==> flow/design.v <==
module pwmblink(
    input  logic clk,
    input  logic rst,
    output logic RGB_R,
    output logic RGB_B,
    output logic RGB_G
);
    parameter CLKMAX = 12000000;  
    logic [31:0] counter;
    logic [8:0] x;  
    logic [7:0] sharktooth;  
    logic [7:0] red;
    logic [7:0] green;
    logic [7:0] blue;
    always_ff @(posedge clk) begin
        if (rst) begin
            counter <= 0;
            x <= 0;
            sharktooth <= 0;
        end else begin
        if (counter >= CLKMAX/360) begin
            counter <= 0;
            if (x >= 359) begin
                x <= 0;
            end
            else begin
                x <= x + 1;
            end
            end
        else begin
            counter <= counter + 1;
        end
        sharktooth <= sharktooth + 1;
        end
    end
    always_comb begin
        if(x < 60) begin
            green = 255*x/60;
            blue = 0;
            red  = 255;
        end else if (x < 120) begin
            green = 255;
            blue = 0;
            red  = 255 - 255*(x-60)/60;
        end else if (x < 180) begin
            green = 255;
            blue = 255*(x-120)/60;
            red  = 0;
        end else if (x < 240) begin
            green = 255 - 255*(x-180)/60;
            blue = 255;
            red  = 0;
        end else if (x < 300) begin
            green = 0;
            blue = 255;
            red  = 255*(x-240)/60;
        end else begin
            green = 0;
            blue = 255 - 255*(x-300)/60;
            red  = 255;
        end
    end
    assign {RGB_R, RGB_G, RGB_B} = {sharktooth < red, sharktooth < green, sharktooth < blue};
endmodule
### Tool chain data of pwmblink

What the tools print for pwmblink, step after step.
Lines are those of the file above, counted from 1.
Operators carry their Yosys type and port widths (W data, S select, Z words).
Cell names lack the library's common part.
A cell with -- has no value.

* top: pwmblink
* clock port: clk
* standard-cell library: sky130hd
* library corner: tt_025C_1v80

### After elaboration

Counts by Yosys on the flattened word-level netlist (proc, flatten, opt, wreduce; memories kept). Register bits leave out memories and registers merged into their read ports (data or address); mux counts leave out enables and synchronous resets folded into registers. Print and check cells are left out. Cells with the same type and inputs are merged into one.

* register bits after elaboration: 49

* add/sub/neg operators: 11
* multipliers: 6
* div/mod/pow operators: 6
* $lt $le $gt $ge: 10
* mux-type cells: 15
* reduce/logical cells: 1

Operator list (number)
* $div A32 B6 Y32 const B: 6
* $mul A9 B10 Y19 const A: 5
* $mul A8 B9 Y17 const A: 1
* $mux W8: 14
* $add A32 B1 Y32 const B: 1
* $ge A32 B16 Y1 const B: 1
* $sub A8 B8 Y8 const A: 3
* $lt A8 B8 Y1: 3
* $sub A9 B8 Y10 const B: 2
* $lt A9 B8 Y1 const B: 2
* $sub A9 B6 Y10 const B: 1
* $sub A9 B7 Y10 const B: 1
* $sub A9 B9 Y10 const B: 1
* $add A9 B1 Y9 const B: 1
* $lt A9 B6 Y1 const B: 1
* $lt A9 B7 Y1 const B: 1
* $ge A9 B9 Y1 const B: 1
* $lt A9 B9 Y1 const B: 1
* $mux W9: 1
* $add A8 B1 Y8 const B: 1
* $reduce_or A2 Y1: 1

### Longest topological paths

Longest topological path by Yosys (ltp), each cell counted once; first at word level (registers and memories cut), then after technology mapping (sequential cells cut; the memories' decode and read muxes count).

* depth in word-level cells: 10
* ABC_AREA: 0
* mapped depth: 56
* mapped depth without buffers: 47

### Netlist

The flow's flattened synthesis, as Yosys stat reports it; memories are mapped. The netlist is that of the ABC_AREA named above (0 if unset); the other value can give another one.
Totals and module areas in this step are rounded.

* cells in the netlist: 2258
* mapped area: 18400 sq um
* sequential part of the area: 981 sq um
* flip-flops: 49

Cell types
* fa_1: number 226, total area 4.52E+03 sq um
* ha_1: number 237, total area 2.97E+03 sq um
* inv_1: number 428, total area 1.61E+03 sq um
* dfxtp_1: number 49, total area 980.941 sq um
* xnor2_1: number 92, total area 805.773 sq um
* a21oi_1: number 144, total area 720.691 sq um
* nor2_1: number 138, total area 517.997 sq um
* xor2_1: number 54, total area 472.954 sq um
* nand2_1: number 125, total area 469.2 sq um
* o21ai_0: number 93, total area 465.446 sq um
* a211oi_1: number 43, total area 322.81 sq um
* o211ai_1: number 40, total area 300.288 sq um
* nand3_1: number 55, total area 275.264 sq um
* a21o_1: number 36, total area 270.259 sq um
* mux2i_1: number 20, total area 200.192 sq um
* nor3_1: number 34, total area 170.163 sq um
* clkbuf_1: number 45, total area 168.912 sq um
* a31oi_1: number 23, total area 143.888 sq um

Not listed: further types 88, cells in them 376.

### Timing after synthesis

Source: OpenSTA report_checks on the synthesized netlist (no wires, ideal clock, input and output delay 20% of the period each), path of least setup slack; recovery checks are left aside. Register names are those of the netlist, which keeps one name where synthesis merged equal registers.

* path kind: reg2out
* from: reg x[4]
* to: out RGB_R
* clock period: 40.0 ns
* output delay: 8.000 ns
* launch time at the first pin: 0.000 ns
* arrival time: 13.382 ns
* required time: 32.000 ns
* slack: 18.618 ns
* delay of the path: 13.382 ns
* stages on the path: 52
* path buffers: 6
* synthesis period reached: 21.382 ns

"delay of the path" = arrival - input delay + setup time.
At an output port there is no setup time.
"stages on the path": output pins that drive a net of the path, with the launching flip-flop's if there is one; two outputs of one cell count as two.
"synthesis period reached" = period - worst setup slack (recovery checks aside). The figure is calculated, with input and output delays left at 20% of the set period.
The rows between start and end are the longest chain of elaborated cells between them; the timing report does not say that the signal goes this way. Where chains are equally long, one stands for them.
A line is the first line of the expression or statement that the cell stems from. Yosys adds cells for indexed reads and writes and turns some case tables into memories.
At most two assigning lines are given for a register; there are more.

* cell sequence: dfxtp_1 buf_1 inv_1 ha_1 and2_1 o211ai_4 clkbuf_1 and2_1 clkbuf_1 inv_1 fa_1 inv_1 fa_1 inv_1 fa_1 inv_1 fa_1 ha_1 (+16 left out) xnor2_1 a21boi_1 o2111a_1 buf_4 o211ai_1 a22o_1 a211oi_4 nor2b_1 a2bb2o_4 or3_1 buf_2 o221a_1 ha_1 a21o_1 a21oi_1 nand2_1 o31a_1 a21oi_1
* cells in the longest elaborated chain: 9

RTL lines, path after synthesis
* start: declaration: RTL line 10 `logic [8:0] x;`
* start: assignment: RTL line 18 `x <= 0;`
* start: assignment: RTL line 27 `x <= x + 1;`
* $sub A9 B8 Y10: RTL line 56 `red  = 255*(x-240)/60;`
* $mul A9 B10 Y19: RTL line 56
* $div A32 B6 Y32: RTL line 56
* $mux W8: RTL line 53 `end else if (x < 300) begin`
* $mux W8: RTL line 49 `end else if (x < 240) begin`
* $mux W8: RTL line 45 `end else if (x < 180) begin`
* $mux W8: RTL line 41 `end else if (x < 120) begin`
* $mux W8: RTL line 37 `if(x < 60) begin`
* $lt A8 B8 Y1: RTL line 63 `assign {RGB_R, RGB_G, RGB_B} = {sharktooth < red, sharktooth < green, sharktooth < blue};`
* end: declaration: RTL line 4 `output logic RGB_R,`

### Timing after layout

From the final timing report of record 1: the path of least setup slack in the routed layout; clock arrival at registers is part of the times.

* path kind: reg2out
* from: reg x[4]
* to: out RGB_R
* clock period: 40.0 ns
* output delay: 8.00 ns
* launch time at the first pin: 0.31 ns
* arrival time: 16.58 ns
* required time: 32.00 ns
* slack: 15.42 ns
* stages on the path: 45
* path buffers: 1

The rows between start and end are the longest chain of elaborated cells between them; the timing report does not say that the signal goes this way. Where chains are equally long, one stands for them.
At most two assigning lines are given for a register; there are more.

* cell sequence: dfxtp_1 inv_1 ha_1 a21o_1 a21oi_1 xnor2_1 inv_1 fa_1 inv_1 fa_1 inv_1 fa_1 inv_1 fa_1 ha_1 or3_1 o31ai_1 o21ai_1 (+9 left out) mux2i_2 xnor2_1 a21boi_1 o2111a_1 o211ai_1 a22o_1 a211oi_4 nor2b_1 a2bb2o_4 or3_1 o221a_1 ha_1 a21o_1 a21oi_1 nand2_1 o31a_1 a21oi_1 clkdlybuf4s50_1
* cells in the longest elaborated chain: 9

RTL lines, path post-layout
* start: declaration: RTL line 10 `logic [8:0] x;`
* start: assignment: RTL line 18 `x <= 0;`
* start: assignment: RTL line 27 `x <= x + 1;`
* $sub A9 B8 Y10: RTL line 56 `red  = 255*(x-240)/60;`
* $mul A9 B10 Y19: RTL line 56
* $div A32 B6 Y32: RTL line 56
* $mux W8: RTL line 53 `end else if (x < 300) begin`
* $mux W8: RTL line 49 `end else if (x < 240) begin`
* $mux W8: RTL line 45 `end else if (x < 180) begin`
* $mux W8: RTL line 41 `end else if (x < 120) begin`
* $mux W8: RTL line 37 `if(x < 60) begin`
* $lt A8 B8 Y1: RTL line 63 `assign {RGB_R, RGB_G, RGB_B} = {sharktooth < red, sharktooth < green, sharktooth < blue};`
* end: declaration: RTL line 4 `output logic RGB_R,`

FLOW RESULTS
============

Below are 4 stored runs of the flow (Yosys, OpenROAD; platform sky130hd) on pwmblink, each with its settings and what was measured, unordered. Constraints: input delay and output delay 20% of the set period each, output load 0.01 pF.
"reached clock period": clock period set for the run, less the worst setup slack. It is reckoned from that one timing run; input and output delays stay at 20% of the period that was set.
"worst setup path time": the worst setup path's part of the clock period (all of it between registers, 20% less for each end at a port) less its slack. A launch clock that arrives late makes it longer, a capture clock that arrives late makes it shorter.
"power consumption" is the tool's figure for a default switching activity; nothing was simulated.
Results are given in rounded form.

### Record 1

==> flow/run.sh <==
#!/bin/bash
# the make line also repeats the synthesis and layout settings of config.mk as NAME=value (left out here)
make -C /OpenROAD-flow-scripts/flow DESIGN_CONFIG=/design/flow/config.mk WORK_HOME=/design/flow/orfs CLKGATE_MAP_FILE= finish
==> flow/config.mk <==
export PLATFORM = sky130hd
export DESIGN_NAME = pwmblink
export DESIGN_NICKNAME = pwmblink
export VERILOG_FILES = /design/flow/design.v
export SDC_FILE = /design/flow/constraint.sdc
export NUM_CORES = 4
export LEC_CHECK = 0
export CAP_MARGIN = 20
export CORE_MARGIN = 2
export CORE_UTILIZATION = 40
export CTS_CLUSTER_DIAMETER = 98
export MIN_ROUTING_LAYER = met2
export SLEW_MARGIN = 20
==> flow/constraint.sdc <==
create_clock -name core_clock -period 40.0 [get_ports {clk}]
set_input_delay 8.0000 -clock core_clock [delete_from_list [all_inputs] [get_ports {clk}]]
set_output_delay 8.0000 -clock core_clock [all_outputs]
set_load 0.01 [all_outputs]

Results of record 1:
- Worst setup path time: 16.58 ns
- Critical path type: reg2out
- Reached clock period: 24.576 ns
- Lowest hold slack: 0.477 ns
- Die footprint: 47800 sq um
- Yosys chip area after synthesis: 18400 sq um
- Setup slack of the worst path: 15.4 ns
- Power consumption: 0.000582 W
- Utilization after layout: 42.6 %
- Total negative setup slack: 0.000 ns
- Standard-cell area after layout: 19400 sq um

### Record 2

==> flow/run.sh <==
#!/bin/bash
# the make line also repeats the synthesis and layout settings of config.mk as NAME=value (left out here)
make -C /OpenROAD-flow-scripts/flow DESIGN_CONFIG=/design/flow/config.mk WORK_HOME=/design/flow/orfs CLKGATE_MAP_FILE= finish
==> flow/config.mk <==
export PLATFORM = sky130hd
export DESIGN_NAME = pwmblink
export DESIGN_NICKNAME = pwmblink
export VERILOG_FILES = /design/flow/design.v
export SDC_FILE = /design/flow/constraint.sdc
export NUM_CORES = 4
export LEC_CHECK = 0
export CAP_MARGIN = 25
export CELL_PAD_IN_SITES_GLOBAL_PLACEMENT = 0
export CORE_MARGIN = 8
export CORE_UTILIZATION = 59
export MAX_ROUTING_LAYER = met5
export PLACE_DENSITY_LB_ADDON = 0.27
export SLEW_MARGIN = 20
==> flow/constraint.sdc <==
create_clock -name core_clock -period 15.0 [get_ports {clk}]
set_input_delay 3.0000 -clock core_clock [delete_from_list [all_inputs] [get_ports {clk}]]
set_output_delay 3.0000 -clock core_clock [all_outputs]
set_load 0.01 [all_outputs]

Results of record 2:
- Worst setup path time: 12.56 ns
- Critical path type: reg2out
- Reached clock period: 15.561 ns
- Lowest hold slack: 0.490 ns
- Die footprint: 37100 sq um
- Yosys chip area after synthesis: 18400 sq um
- Setup slack of the worst path: -0.561 ns
- Power consumption: 0.00204 W
- Utilization after layout: 80.4 %
- Total negative setup slack: -1.59 ns
- Standard-cell area after layout: 24700 sq um

### Record 3

==> flow/run.sh <==
#!/bin/bash
# the make line also repeats the synthesis and layout settings of config.mk as NAME=value (left out here)
make -C /OpenROAD-flow-scripts/flow DESIGN_CONFIG=/design/flow/config.mk WORK_HOME=/design/flow/orfs CLKGATE_MAP_FILE= finish
==> flow/config.mk <==
export PLATFORM = sky130hd
export DESIGN_NAME = pwmblink
export DESIGN_NICKNAME = pwmblink
export VERILOG_FILES = /design/flow/design.v
export SDC_FILE = /design/flow/constraint.sdc
export NUM_CORES = 4
export LEC_CHECK = 0
export CAP_MARGIN = 20
export CELL_PAD_IN_SITES_GLOBAL_PLACEMENT = 3
export CORE_ASPECT_RATIO = 0.57
export CORE_MARGIN = 2
export CORE_UTILIZATION = 47
export CTS_CLUSTER_DIAMETER = 394
export HOLD_SLACK_MARGIN = -0.04
export MIN_ROUTING_LAYER = met2
export PLACE_DENSITY_LB_ADDON = 0.21
export SLEW_MARGIN = 20
==> flow/constraint.sdc <==
create_clock -name core_clock -period 14.0 [get_ports {clk}]
set_input_delay 2.8000 -clock core_clock [delete_from_list [all_inputs] [get_ports {clk}]]
set_output_delay 2.8000 -clock core_clock [all_outputs]
set_load 0.01 [all_outputs]

Outcome of record 3: stopped before the end: placement reported FLW-0024

### Record 4

==> flow/run.sh <==
#!/bin/bash
# the make line also repeats the synthesis and layout settings of config.mk as NAME=value (left out here)
make -C /OpenROAD-flow-scripts/flow DESIGN_CONFIG=/design/flow/config.mk WORK_HOME=/design/flow/orfs CLKGATE_MAP_FILE= finish
==> flow/config.mk <==
export PLATFORM = sky130hd
export DESIGN_NAME = pwmblink
export DESIGN_NICKNAME = pwmblink
export VERILOG_FILES = /design/flow/design.v
export SDC_FILE = /design/flow/constraint.sdc
export NUM_CORES = 4
export LEC_CHECK = 0
export CAP_MARGIN = 20
export CORE_MARGIN = 2
export CORE_UTILIZATION = 40
export SLEW_MARGIN = 20
==> flow/constraint.sdc <==
create_clock -name core_clock -period 30.2 [get_ports {clk}]
set_input_delay 6.0400 -clock core_clock [delete_from_list [all_inputs] [get_ports {clk}]]
set_output_delay 6.0400 -clock core_clock [all_outputs]
set_load 0.01 [all_outputs]

Results of record 4:
- Worst setup path time: 15.83 ns
- Critical path type: reg2out
- Reached clock period: 21.870 ns
- Lowest hold slack: 0.475 ns
- Die footprint: 47800 sq um
- Yosys chip area after synthesis: 18400 sq um
- Setup slack of the worst path: 8.33 ns
- Power consumption: 0.00074 W
- Utilization after layout: 42.6 %
- Total negative setup slack: 0.000 ns
- Standard-cell area after layout: 19300 sq um
